==> flow/design.v <==
`timescale 1ns / 1ps
module Rx (
    input  logic        clk_fpga,   
    input  logic        reset,      
    input  logic        RxD,       
    output logic [7:0]  RxData,
    output logic        data_valid      
);
    parameter int clk_freq    = 100_000_000;
    parameter int baud_rate   = 115200;
    parameter int div_sample  = 4;    
    parameter int div_counter = clk_freq / (baud_rate * div_sample);
    parameter int mid_sample  = div_sample / 2;
    parameter int div_bit     = 10;   
    typedef enum logic {IDLE=0, RECEIVING=1} state_t;
    state_t state, nextstate;
    logic [3:0]  bit_counter;         
    logic [1:0]  sample_counter;      
    logic [13:0] baudrate_counter;    
    logic [9:0]  rxshift_reg;         
    logic shift;
    logic clear_bitcounter, inc_bitcounter;
    logic clear_samplecounter, inc_samplecounter;
    assign RxData = rxshift_reg[8:1];    
    always_ff @(posedge clk_fpga or posedge reset) begin
        if (reset) begin
            state            <= IDLE;
            bit_counter      <= '0;
            sample_counter   <= '0;
            baudrate_counter <= '0;
            rxshift_reg      <= '0;
            data_valid       <= 1'b0;
        end else begin
            data_valid <= 1'b0;     
            baudrate_counter <= baudrate_counter + 1;
            if (baudrate_counter >= div_counter - 1) begin
                baudrate_counter <= 0;
                state <= nextstate;
                if (shift)
                    rxshift_reg <= {RxD, rxshift_reg[9:1]};
                if (clear_samplecounter)
                    sample_counter <= 0;
                else if (inc_samplecounter)
                    sample_counter <= sample_counter + 1;
                if (clear_bitcounter)
                    bit_counter <= 0;
                else if (inc_bitcounter)
                    bit_counter <= bit_counter + 1;
                if (state == RECEIVING &&
                    bit_counter == div_bit - 1 &&
                    sample_counter == div_sample - 1) begin
                    data_valid <= 1'b1;
                end
            end
        end
    end
    always_comb begin
        shift               = 1'b0;
        clear_samplecounter = 1'b0;
        inc_samplecounter   = 1'b0;
        clear_bitcounter    = 1'b0;
        inc_bitcounter      = 1'b0;
        nextstate           = state;
        case (state)
            IDLE: begin
                if (!RxD) begin
                    nextstate           = RECEIVING;
                    clear_bitcounter    = 1'b1;
                    clear_samplecounter = 1'b1;
                end
            end
            RECEIVING: begin
                nextstate = RECEIVING;
                if (sample_counter == mid_sample - 1)
                    shift = 1'b1;
                if (sample_counter == div_sample - 1) begin
                    inc_bitcounter     = 1'b1;
                    clear_samplecounter= 1'b1;
                    if (bit_counter == div_bit - 1)
                        nextstate = IDLE;
                end else begin
                    inc_samplecounter = 1'b1;
                end
            end
            default: nextstate = IDLE;
        endcase
    end
endmodule
module Tx #(
    parameter integer CLOCK_FREQ = 100_000_000,
    parameter integer BAUD_RATE  = 115200
) (
    input  logic        clk,
    input  logic        reset,
    input  logic        ready,       
    input  logic [7:0]  tx_data,
    output logic        TxD,
    output logic        tdre         
);
    localparam integer CYCLES_PER_BIT = (CLOCK_FREQ + BAUD_RATE - 1) / BAUD_RATE;  
    localparam integer BAUD_MAX       = (CYCLES_PER_BIT > 0) ? (CYCLES_PER_BIT - 1) : 0;
    localparam integer BAUD_CNT_WIDTH = $clog2(BAUD_MAX + 1);
    typedef enum logic [1:0] {
        S_MARK,    
        S_START,   
        S_DATA,    
        S_STOP     
    } state_t;
    state_t state, next_state;
    logic [7:0] txbuff;
    logic [2:0] bit_count;
    logic [BAUD_CNT_WIDTH-1:0] baud_count;
    logic ready_sync;
    always_ff @(posedge clk or posedge reset) begin
        if (reset)
            ready_sync <= 1'b0;
        else
            ready_sync <= ready;
    end
    always_ff @(posedge clk or posedge reset) begin
        if (reset)
            state <= S_MARK;
        else
            state <= next_state;
    end
    always_comb begin
        next_state = state;
        case (state)
            S_MARK: begin
                if (ready_sync && tdre)
                    next_state = S_START;
            end
            S_START: begin
                if (baud_count == BAUD_MAX)
                    next_state = S_DATA;
            end
            S_DATA: begin
                if ((baud_count == BAUD_MAX) && (bit_count == 3'd7))
                    next_state = S_STOP;
            end
            S_STOP: begin
                if (baud_count == BAUD_MAX)
                    next_state = S_MARK;
            end
            default: next_state = S_MARK;
        endcase
    end
    always_ff @(posedge clk or posedge reset) begin
        if (reset) begin
            TxD        <= 1'b1;
            tdre       <= 1'b1;
            baud_count <= '0;
            bit_count  <= '0;
            txbuff     <= '0;
        end else begin
            case (state)
                S_MARK: begin
                    TxD        <= 1'b1;
                    baud_count <= '0;
                    bit_count  <= '0;
                    if (ready_sync && tdre) begin
                        txbuff <= tx_data;   
                        tdre   <= 1'b0;      
                    end else begin
                        tdre   <= 1'b1;      
                    end
                end
                S_START: begin
                    TxD <= 1'b0;  
                    if (baud_count == BAUD_MAX) begin
                        baud_count <= '0;
                    end else begin
                        baud_count <= baud_count + 1;
                    end
                end
                S_DATA: begin
                    TxD <= txbuff[0];  
                    if (baud_count == BAUD_MAX) begin
                        baud_count <= '0;
                        txbuff    <= {1'b0, txbuff[7:1]};
                        bit_count <= bit_count + 1;
                    end else begin
                        baud_count <= baud_count + 1;
                    end
                end
                S_STOP: begin
                    TxD <= 1'b1;  
                    if (baud_count == BAUD_MAX) begin
                        baud_count <= '0;
                        tdre       <= 1'b1;  
                    end else begin
                        baud_count <= baud_count + 1;
                    end
                end
                default: begin
                    TxD        <= 1'b1;
                    tdre       <= 1'b1;
                    baud_count <= '0;
                    bit_count  <= '0;
                end
            endcase
        end
    end
endmodule
`timescale 1ns / 1ps
module command_parser (
    input  logic clk,
    input  logic reset,
    input  logic [7:0] rx_byte,
    input  logic       rx_valid,
    input  logic       cmd_ack,
    output logic       cmd_ready,
    output logic       seq_sel,    
    output logic [7:0] n_value
);
    typedef enum logic [2:0] {
        S_WAIT_LETTER,
        S_WAIT_COMMA,
        S_WAIT_NUM1,
        S_WAIT_LF,
        S_DONE
    } pstate_t;
    pstate_t state;
    logic [7:0] tens;
    logic       got_two_digits;
    assign cmd_ready = (state == S_DONE);
    always_ff @(posedge clk or posedge reset) begin
        if (reset) begin
            state          <= S_WAIT_LETTER;
            seq_sel        <= 1'b0;
            n_value        <= 8'd0;
            tens           <= 8'd0;
            got_two_digits <= 1'b0;
        end else begin
            if (cmd_ack && state == S_DONE) begin
                state <= S_WAIT_LETTER;
            end else if (rx_valid) begin
                unique case (state)
                    S_WAIT_LETTER: begin
                        if (rx_byte == "P") begin
                            seq_sel <= 1'b0;
                            state   <= S_WAIT_COMMA;
                        end else if (rx_byte == "M") begin
                            seq_sel <= 1'b1;
                            state   <= S_WAIT_COMMA;
                        end else begin
                            state <= S_WAIT_LETTER;  
                        end
                    end
                    S_WAIT_COMMA: begin
                        if (rx_byte == ",")
                            state <= S_WAIT_NUM1;
                        else
                            state <= S_WAIT_LETTER;  
                    end
                    S_WAIT_NUM1: begin
                        if (rx_byte >= "0" && rx_byte <= "9") begin
                            tens           <= rx_byte - "0";
                            got_two_digits <= 1'b0;
                            state          <= S_WAIT_LF;
                        end else begin
                            state <= S_WAIT_LETTER;
                        end
                    end
                    S_WAIT_LF: begin
                        if (rx_byte >= "0" && rx_byte <= "9") begin
                            n_value        <= (tens * 10) + (rx_byte - "0");
                            got_two_digits <= 1'b1;
                        end else if (rx_byte == "\n" || rx_byte == 8'h0D) begin
                            if (!got_two_digits)
                                n_value <= tens;
                            state <= S_DONE;
                        end
                    end
                    S_DONE: begin
                        state <= S_DONE;
                    end
                    default: state <= S_WAIT_LETTER;
                endcase
            end
        end
    end
endmodule
`timescale 1ns / 1ps
module padovan_unit (
    input  logic        clk,
    input  logic        reset,
    input  logic        start,
    input  logic [7:0]  n,
    output logic [31:0] result,
    output logic        done
);
    typedef enum logic [1:0] {IDLE, INIT, LOOP, FINISH} state_t;
    state_t state;
    logic [31:0] p0, p1, p2;
    logic [7:0]  i;
    always_ff @(posedge clk or posedge reset) begin
        if (reset) begin
            state  <= IDLE;
            result <= 32'd0;
            done   <= 1'b0;
        end else begin
            done <= 1'b0;
            case (state)
                IDLE: begin
                    if (start)
                        state <= INIT;
                end
                INIT: begin
                    p0 <= 32'd1;
                    p1 <= 32'd1;
                    p2 <= 32'd1;
                    i  <= 8'd3;
                    if (n == 0 || n == 1 || n == 2) begin
                        result <= 32'd1;
                        state  <= FINISH;
                    end else begin
                        state <= LOOP;
                    end
                end
                LOOP: begin
                    if (i <= n) begin
                        logic [31:0] new_p;
                        new_p = p0 + p1;
                        p0 <= p1;
                        p1 <= p2;
                        p2 <= new_p;
                        i  <= i + 1;
                        if (i == n) begin
                            result <= new_p;
                            state  <= FINISH;
                        end
                    end
                end
                FINISH: begin
                    done  <= 1'b1;
                    state <= IDLE;
                end
            endcase
        end
    end
endmodule
`timescale 1ns / 1ps
module moser_unit (
    input  logic        clk,
    input  logic        reset,
    input  logic        start,
    input  logic [7:0]  n,
    output logic [31:0] result,
    output logic        done
);
    typedef enum logic [1:0] {IDLE, RUN, FINISH} state_t;
    state_t state;
    logic [7:0]  n_work;
    logic [31:0] acc;
    logic [2:0]  pos;
    always_ff @(posedge clk or posedge reset) begin
        if (reset) begin
            state  <= IDLE;
            result <= 32'd0;
            done   <= 1'b0;
        end else begin
            done <= 1'b0;
            case (state)
                IDLE: begin
                    if (start) begin
                        if (n == 0) begin
                            result <= 32'd0;
                            state  <= FINISH;
                        end else begin
                            n_work <= n;
                            acc    <= 32'd0;
                            pos    <= 3'd0;
                            state  <= RUN;
                        end
                    end
                end
                RUN: begin
                    if (n_work != 0) begin
                        acc    <= acc | ({31'd0, n_work[0]} << {pos, 1'b0});
                        pos    <= pos + 3'd1;
                        n_work <= n_work >> 1;
                    end else begin
                        result <= acc;
                        state  <= FINISH;
                    end
                end
                FINISH: begin
                    done  <= 1'b1;
                    state <= IDLE;
                end
            endcase
        end
    end
endmodule
`timescale 1ns / 1ps
module top_cmd_uart #(
    parameter integer CLOCK_FREQ = 100_000_000,
    parameter integer BAUD_RATE  = 115200
)(
    input  logic       clk,
    input  logic       reset,
    input  logic       RxD,
    output logic       TxD,
    output logic [7:0] led
);
    logic [7:0] rx_byte;
    logic       rx_valid;
    Rx #(
        .clk_freq  (CLOCK_FREQ),
        .baud_rate (BAUD_RATE)
    ) u_rx (
        .clk_fpga   (clk),
        .reset      (reset),
        .RxD        (RxD),
        .RxData     (rx_byte),
        .data_valid (rx_valid)
    );
    logic [7:0] tx_data;
    logic       tx_start;
    logic       tx_free;
    Tx #(
        .CLOCK_FREQ (CLOCK_FREQ),
        .BAUD_RATE  (BAUD_RATE)
    ) u_tx (
        .clk    (clk),
        .reset  (reset),
        .ready  (tx_start),
        .tx_data(tx_data),
        .TxD    (TxD),
        .tdre   (tx_free)
    );
    logic       cmd_ready;
    logic       seq_sel;      
    logic [7:0] n_value;
    logic       cmd_ack;
    command_parser u_parser (
        .clk      (clk),
        .reset    (reset),
        .rx_byte  (rx_byte),
        .rx_valid (rx_valid),
        .cmd_ack  (cmd_ack),
        .cmd_ready(cmd_ready),
        .seq_sel  (seq_sel),
        .n_value  (n_value)
    );
    logic        pad_start, pad_done;
    logic [31:0] pad_res;
    padovan_unit u_pad (
        .clk    (clk),
        .reset  (reset),
        .start  (pad_start),
        .n      (n_value),
        .result (pad_res),
        .done   (pad_done)
    );
    logic        mos_start, mos_done;
    logic [31:0] mos_res;
    moser_unit u_mos (
        .clk    (clk),
        .reset  (reset),
        .start  (mos_start),
        .n      (n_value),
        .result (mos_res),
        .done   (mos_done)
    );
    typedef enum logic [2:0] {
        S_WAIT_CMD,
        S_START_CALC,
        S_WAIT_CALC,
        S_SEND_B0,
        S_SEND_B1,
        S_SEND_B2,
        S_SEND_B3
    } main_state_t;
    main_state_t state;
    logic [31:0] result_reg;
    logic        tx_wait;    
    assign cmd_ack = (state == S_START_CALC);
    assign pad_start = (state == S_START_CALC) && (cmd_ready) && (seq_sel == 1'b0);
    assign mos_start = (state == S_START_CALC) && (cmd_ready) && (seq_sel == 1'b1);
    assign led = rx_byte;
    always_ff @(posedge clk or posedge reset) begin
        if (reset) begin
            state    <= S_WAIT_CMD;
            tx_data  <= 8'd0;
            tx_start <= 1'b0;
            result_reg <= 32'd0;
            tx_wait  <= 1'b0;
        end else begin
            tx_start <= 1'b0;  
            if (tx_wait && !tx_free)
                tx_wait <= 1'b0;
            case (state)
                S_WAIT_CMD: begin
                    if (cmd_ready) begin
                        state <= S_START_CALC;
                    end
                end
                S_START_CALC: begin
                    state <= S_WAIT_CALC;
                end
                S_WAIT_CALC: begin
                    if (!seq_sel && pad_done) begin
                        result_reg <= pad_res;
                        state      <= S_SEND_B0;
                    end else if (seq_sel && mos_done) begin
                        result_reg <= mos_res;
                        state      <= S_SEND_B0;
                    end
                end
                S_SEND_B0: begin
                    if (tx_free && !tx_wait) begin
                        tx_data  <= result_reg[31:24];
                        tx_start <= 1'b1;
                        tx_wait  <= 1'b1;
                        state    <= S_SEND_B1;
                    end
                end
                S_SEND_B1: begin
                    if (tx_free && !tx_wait) begin
                        tx_data  <= result_reg[23:16];
                        tx_start <= 1'b1;
                        tx_wait  <= 1'b1;
                        state    <= S_SEND_B2;
                    end
                end
                S_SEND_B2: begin
                    if (tx_free && !tx_wait) begin
                        tx_data  <= result_reg[15:8];
                        tx_start <= 1'b1;
                        tx_wait  <= 1'b1;
                        state    <= S_SEND_B3;
                    end
                end
                S_SEND_B3: begin
                    if (tx_free && !tx_wait) begin
                        tx_data  <= result_reg[7:0];
                        tx_start <= 1'b1;
                        tx_wait  <= 1'b1;
                        state    <= S_WAIT_CMD;  
                    end
                end
                default: state <= S_WAIT_CMD;
            endcase
        end
    end
endmodule
* Step by step through the tools: top_cmd_uart
What the tools print for top_cmd_uart, step after step.
Line numbers count from 1 in the design file above.
Not given: -
- Top :: top_cmd_uart
- Clock :: clk
- Cell library :: sky130hd
- Corner :: tt_025C_1v80

* Elaborated design
Yosys after proc, flatten, opt, wreduce and memory -nomap, before mapping. Memory bits, and registers merged into a memory's read port (data or address), are not among the register bits. Print and check cells are not counted.
- Register bits :: 341
- Input bits :: 3
- Output and inout bits :: 9
- Word-level cells :: 288
- Add/subtract/negate cells :: 11
- Multiply operators :: 1
- Magnitude comparators :: 4
- Eq/ne operators :: 56
- Shift-type cells :: 1
- Mux-type cells :: 111
- Bitwise gates (word level) :: 5
- Reductions and logical operators :: 63
** Operators by type and width (count)
- 32-bit 2-to-1 mux :: 14
- 32-bit parallel mux with 2-bit select :: 6
- 8-bit 2-to-1 mux :: 13
- 3-bit 2-to-1 mux :: 16
- 8-bit parallel mux with 2-bit select :: 3
- 1-bit by 4-bit << shifter with 32-bit output :: 1
- 32-bit adder :: 1
- 32-bit OR :: 1
- 8-bit parallel mux with 4-bit select :: 1
- 2-bit 2-to-1 mux :: 14
- 2-bit by 1-bit inequality test with 1-bit output with constant B :: 13
- 4-bit AND reduction :: 6
- 8-bit by 3-bit multiplier with 7-bit output with constant B :: 1
- 1-bit 2-to-1 mux :: 23
- 2-bit nonzero test :: 11
- 3-bit parallel mux with 7-bit select :: 1
- 5-bit AND reduction :: 4
- 10-bit parallel mux with 2-bit select :: 1
- 2-bit inequality test with constant B :: 9
- 8-bit by 4-bit == test with 1-bit output with constant B :: 2
- 8-bit by 6-bit subtractor with 8-bit output with constant B :: 2
- 8-bit by 7-bit == test with 1-bit output with constant B :: 2
- 2-bit parallel mux with 4-bit select :: 2
- 1-bit parallel mux with 2-bit select :: 8
- 3-bit == test with constant B :: 5
- 3-bit parallel mux with 5-bit select :: 1
- 14-bit by 1-bit adder with 14-bit output with constant B :: 1
- 14-bit by 8-bit >= comparator with 1-bit output with constant B :: 1
Not listed: further kinds 44, cells in them 89.

* Depth
Depth = most cells in a row (Yosys ltp): at word level without a register or memory, in the mapped netlist without a sequential cell, where the memories' decode and read muxes count.
- Word-level depth :: 7
- ABC_AREA :: 0
- Depth in mapped cells :: 12

* Mapped cells and area
The flow's flattened synthesis, as Yosys stat reports it; memories are mapped. The netlist is that of the ABC_AREA named above (0 if unset); the other value can give another one.
** Cell types
- sky130_fd_sc_hd__dfrtp_1 :: count 173, total area 4.33E+03 um^2
- sky130_fd_sc_hd__edfxtp_1 :: count 123, total area 3.69E+03 um^2
- sky130_fd_sc_hd__ha_1 :: count 73, total area 913.376 um^2
- sky130_fd_sc_hd__and2_1 :: count 89, total area 556.784 um^2
- sky130_fd_sc_hd__nor2_1 :: count 125, total area 469.2 um^2
- sky130_fd_sc_hd__nand2_1 :: count 118, total area 442.925 um^2
- sky130_fd_sc_hd__o21ai_0 :: count 84, total area 420.403 um^2
- sky130_fd_sc_hd__a22o_1 :: count 44, total area 385.37 um^2
- sky130_fd_sc_hd__xnor2_1 :: count 40, total area 350.336 um^2
- sky130_fd_sc_hd__a21oi_1 :: count 62, total area 310.298 um^2
- sky130_fd_sc_hd__mux2_2 :: count 22, total area 247.738 um^2
- sky130_fd_sc_hd__inv_1 :: count 63, total area 236.477 um^2
- sky130_fd_sc_hd__clkbuf_1 :: count 52, total area 195.187 um^2
- sky130_fd_sc_hd__nand3_1 :: count 37, total area 185.178 um^2
- sky130_fd_sc_hd__dfstp_2 :: count 7, total area 183.926 um^2
- sky130_fd_sc_hd__xor2_1 :: count 20, total area 175.168 um^2
- sky130_fd_sc_hd__a31oi_1 :: count 22, total area 137.632 um^2
- sky130_fd_sc_hd__a21o_1 :: count 13, total area 97.594 um^2
Not listed: further types 45, cells in them 181.
- Cells in the netlist :: 1348
- Chip area (Yosys) :: 14692.8 um^2
- Mapped flip-flops :: 303
- Buffers :: 66
The figures by module come from a second, unflattened synthesis with its own total; it is not the netlist above.
- Cells (unflattened synthesis) :: 1357
- Area total of the unflattened synthesis :: 15778.9 um^2
Rows give one instance, submodules left out.
** By module
- padovan_unit :: instances 1, cells 635, area 7265.7 um^2, seq. area 4050.1 um^2
- top_cmd_uart :: instances 1, cells 197, area 2542.4 um^2, seq. area 1227.4 um^2
- command_parser :: instances 1, cells 164, area 1631.6 um^2, seq. area 576.8 um^2
- moser_unit :: instances 1, cells 126, area 1525.2 um^2, seq. area 872.1 um^2
- Rx :: instances 1, cells 119, area 1451.4 um^2, seq. area 775.7 um^2
- Tx :: instances 1, cells 116, area 1362.6 um^2, seq. area 704.4 um^2

* Timing after synthesis
Source: OpenSTA report_checks on the synthesized netlist (no wires, ideal clock, input and output delay 20% of the period each), path of least setup slack; recovery checks are left aside. Register names are those of the netlist, which keeps one name where synthesis merged equal registers.
- Path type :: input to register
- Start :: input reset
- End :: register u_pad.i[0]
- Clock period :: 10.0 ns
- Library setup time :: 0.753 ns
- Arrival :: 9.858 ns
- Data required time :: 9.247 ns
- Slack :: -0.611 ns
- Delay of the path :: 8.611 ns
- Stages on the path :: 1
- Path buffers :: 0
- Period reached after synthesis :: 10.611 ns
"delay of the path" = arrival - input delay + setup time.
"stages on the path" counts driving pins, that of a launching flip-flop among them; a cell with two outputs on the path counts twice.
"period reached after synthesis" is the clock period less the worst setup slack; recovery checks do not enter. This is arithmetic on one report: input and output delays are still those of the set period (20% each).
The rows between start and end are the longest chain of elaborated cells between them; the timing report does not say that the signal goes this way. Where chains are equally long, one stands for them.
A line is the first line of the expression or statement that the cell stems from. Yosys adds cells for indexed reads and writes and turns some case tables into memories.
- Path through :: sky130_fd_sc_hd__a311oi_1
- Cells in the longest elaborated chain :: 2
** Ends and longest elaborated chain, after synthesis
- start, declared :: RTL line 402 : input  logic       reset,
- 1-bit inverter
- 3-bit AND reduction
- end, assigned :: RTL line 313 : i  <= 8'd3;
- end, assigned :: RTL line 328 : i  <= i + 1;
- end, declared :: RTL line 296 : logic [7:0]  i;

* Worst path after layout
Path of least setup slack in the final report of stored run 1 (OpenROAD, finished layout, wires in). Where an end is a register, its clock arrival counts in the times.
- Path type :: input to register
- Start :: input reset
- End :: register u_pad.p1[20]
- Clock period :: 10.0 ns
- Library setup time :: 0.30 ns
- Arrival :: 4.03 ns
- Data required time :: 10.24 ns
- Slack :: 6.21 ns
- Stages on the path :: 6
- Path buffers :: 5
The rows between start and end are the longest chain of elaborated cells between them; the timing report does not say that the signal goes this way. Where chains are equally long, one stands for them.
- Path through :: sky130_fd_sc_hd__clkdlybuf4s50_1 > sky130_fd_sc_hd__a311oi_4 > sky130_fd_sc_hd__buf_6 > sky130_fd_sc_hd__buf_6 > sky130_fd_sc_hd__buf_6 > sky130_fd_sc_hd__buf_6
- Cells in the longest elaborated chain :: 2
** Ends and longest elaborated chain, post-layout
- start, declared :: RTL line 402 : input  logic       reset,
- 1-bit inverter
- 3-bit AND reduction
- end, assigned :: RTL line 311 : p1 <= 32'd1;
- end, assigned :: RTL line 326 : p1 <= p2;
- end, declared :: RTL line 295 : logic [31:0] p0, p1, p2;

Wiki page: top_cmd_uart / flow data

5 stored runs of top_cmd_uart in the flow (synthesis by Yosys, layout by OpenROAD, sky130hd cells), in arbitrary order. Constraints: input delay and output delay 20% of the set period each, output load 0.01 pF.
"period reached" means the clock period less the worst setup slack. The figure is calculated, with input and output delays left at 20% of the set period.
"allowed time less slack (worst setup path)" = time allowed to the worst setup path (clock period - input delay - output delay, where it has them) - its slack; a late launch clock adds to it, a late capture clock takes from it.
"total power after layout" is the tool's figure for a default switching activity; nothing was simulated.

** Stored run 1
- Settings :: CAP_MARGIN=40; CELL_PAD_IN_SITES_GLOBAL_PLACEMENT=2; CORE_UTILIZATION=50; CTS_CLUSTER_DIAMETER=32; CTS_CLUSTER_SIZE=13; GPL_ROUTABILITY_DRIVEN=0; GPL_TIMING_DRIVEN=0; MAX_ROUTING_LAYER=met5; SETUP_SLACK_MARGIN=0.29; TNS_END_PERCENT=75; period_ns=10.0; CORE_MARGIN=2; SLEW_MARGIN=20
- Setup slack of the worst path :: 6.211 ns
- Setup TNS :: 0.000 ns
- Total power after layout :: 3728 µW
- Final utilization :: 61.4 %
- Die footprint :: 30772.2 um^2
- Chip area in the Yosys report :: 14692.8 um^2
- Allowed time less slack (worst setup path) :: 1.79 ns
- Worst setup path type :: input to register
- Period reached :: 3.789 ns
- Standard-cell area after routing :: 17707.0 um^2
- Worst hold slack :: 0.346 ns

** Stored run 2
- Settings :: ABC_AREA=1; CAP_MARGIN=25; CORE_UTILIZATION=71; GPL_TIMING_DRIVEN=1; HOLD_SLACK_MARGIN=-0.0; PLACE_DENSITY_LB_ADDON=0.02; SETUP_SLACK_MARGIN=0.2; SLEW_MARGIN=30; TNS_END_PERCENT=15; period_ns=3.43; CORE_MARGIN=2
- Setup slack of the worst path :: 0.582 ns
- Setup TNS :: 0.000 ns
- Total power after layout :: 7802 µW
- Final utilization :: 78.0 %
- Die footprint :: 23184.6 um^2
- Chip area in the Yosys report :: 15607.5 um^2
- Allowed time less slack (worst setup path) :: 2.85 ns
- Worst setup path type :: register to register
- Period reached :: 2.848 ns
- Standard-cell area after routing :: 16911.2 um^2
- Worst hold slack :: 0.349 ns

** Stored run 3
- Settings :: CORE_UTILIZATION=40; period_ns=4.72; CAP_MARGIN=20; CORE_MARGIN=2; SLEW_MARGIN=20
- Setup slack of the worst path :: 1.694 ns
- Setup TNS :: 0.000 ns
- Total power after layout :: 6008 µW
- Final utilization :: 45.3 %
- Die footprint :: 38280.9 um^2
- Chip area in the Yosys report :: 14692.8 um^2
- Allowed time less slack (worst setup path) :: 3.03 ns
- Worst setup path type :: register to register
- Period reached :: 3.026 ns
- Standard-cell area after routing :: 16454.5 um^2
- Worst hold slack :: 0.347 ns

** Stored run 4
- Settings :: CAP_MARGIN=30; CELL_PAD_IN_SITES_GLOBAL_PLACEMENT=2; CORE_UTILIZATION=50; CTS_CLUSTER_DIAMETER=271; CTS_CLUSTER_SIZE=13; GPL_ROUTABILITY_DRIVEN=0; GPL_TIMING_DRIVEN=0; MAX_ROUTING_LAYER=met4; TNS_END_PERCENT=80; period_ns=10.0; CORE_MARGIN=2; SLEW_MARGIN=20
- Setup slack of the worst path :: 6.195 ns
- Setup TNS :: 0.000 ns
- Total power after layout :: 2576 µW
- Final utilization :: 56.4 %
- Die footprint :: 30772.2 um^2
- Chip area in the Yosys report :: 14692.8 um^2
- Allowed time less slack (worst setup path) :: 1.80 ns
- Worst setup path type :: register to output
- Period reached :: 3.805 ns
- Standard-cell area after routing :: 16271.9 um^2
- Worst hold slack :: 0.350 ns

** Stored run 5
- Settings :: CELL_PAD_IN_SITES_DETAIL_PLACEMENT=2; CORE_UTILIZATION=54; CTS_CLUSTER_SIZE=40; GPL_ROUTABILITY_DRIVEN=0; HOLD_SLACK_MARGIN=0.09; PLACE_DENSITY_LB_ADDON=0.21; TNS_END_PERCENT=75; period_ns=5.82; CAP_MARGIN=20; CORE_MARGIN=2; SLEW_MARGIN=20
- Outcome :: incomplete, clock tree synthesis halted on DPL-0033
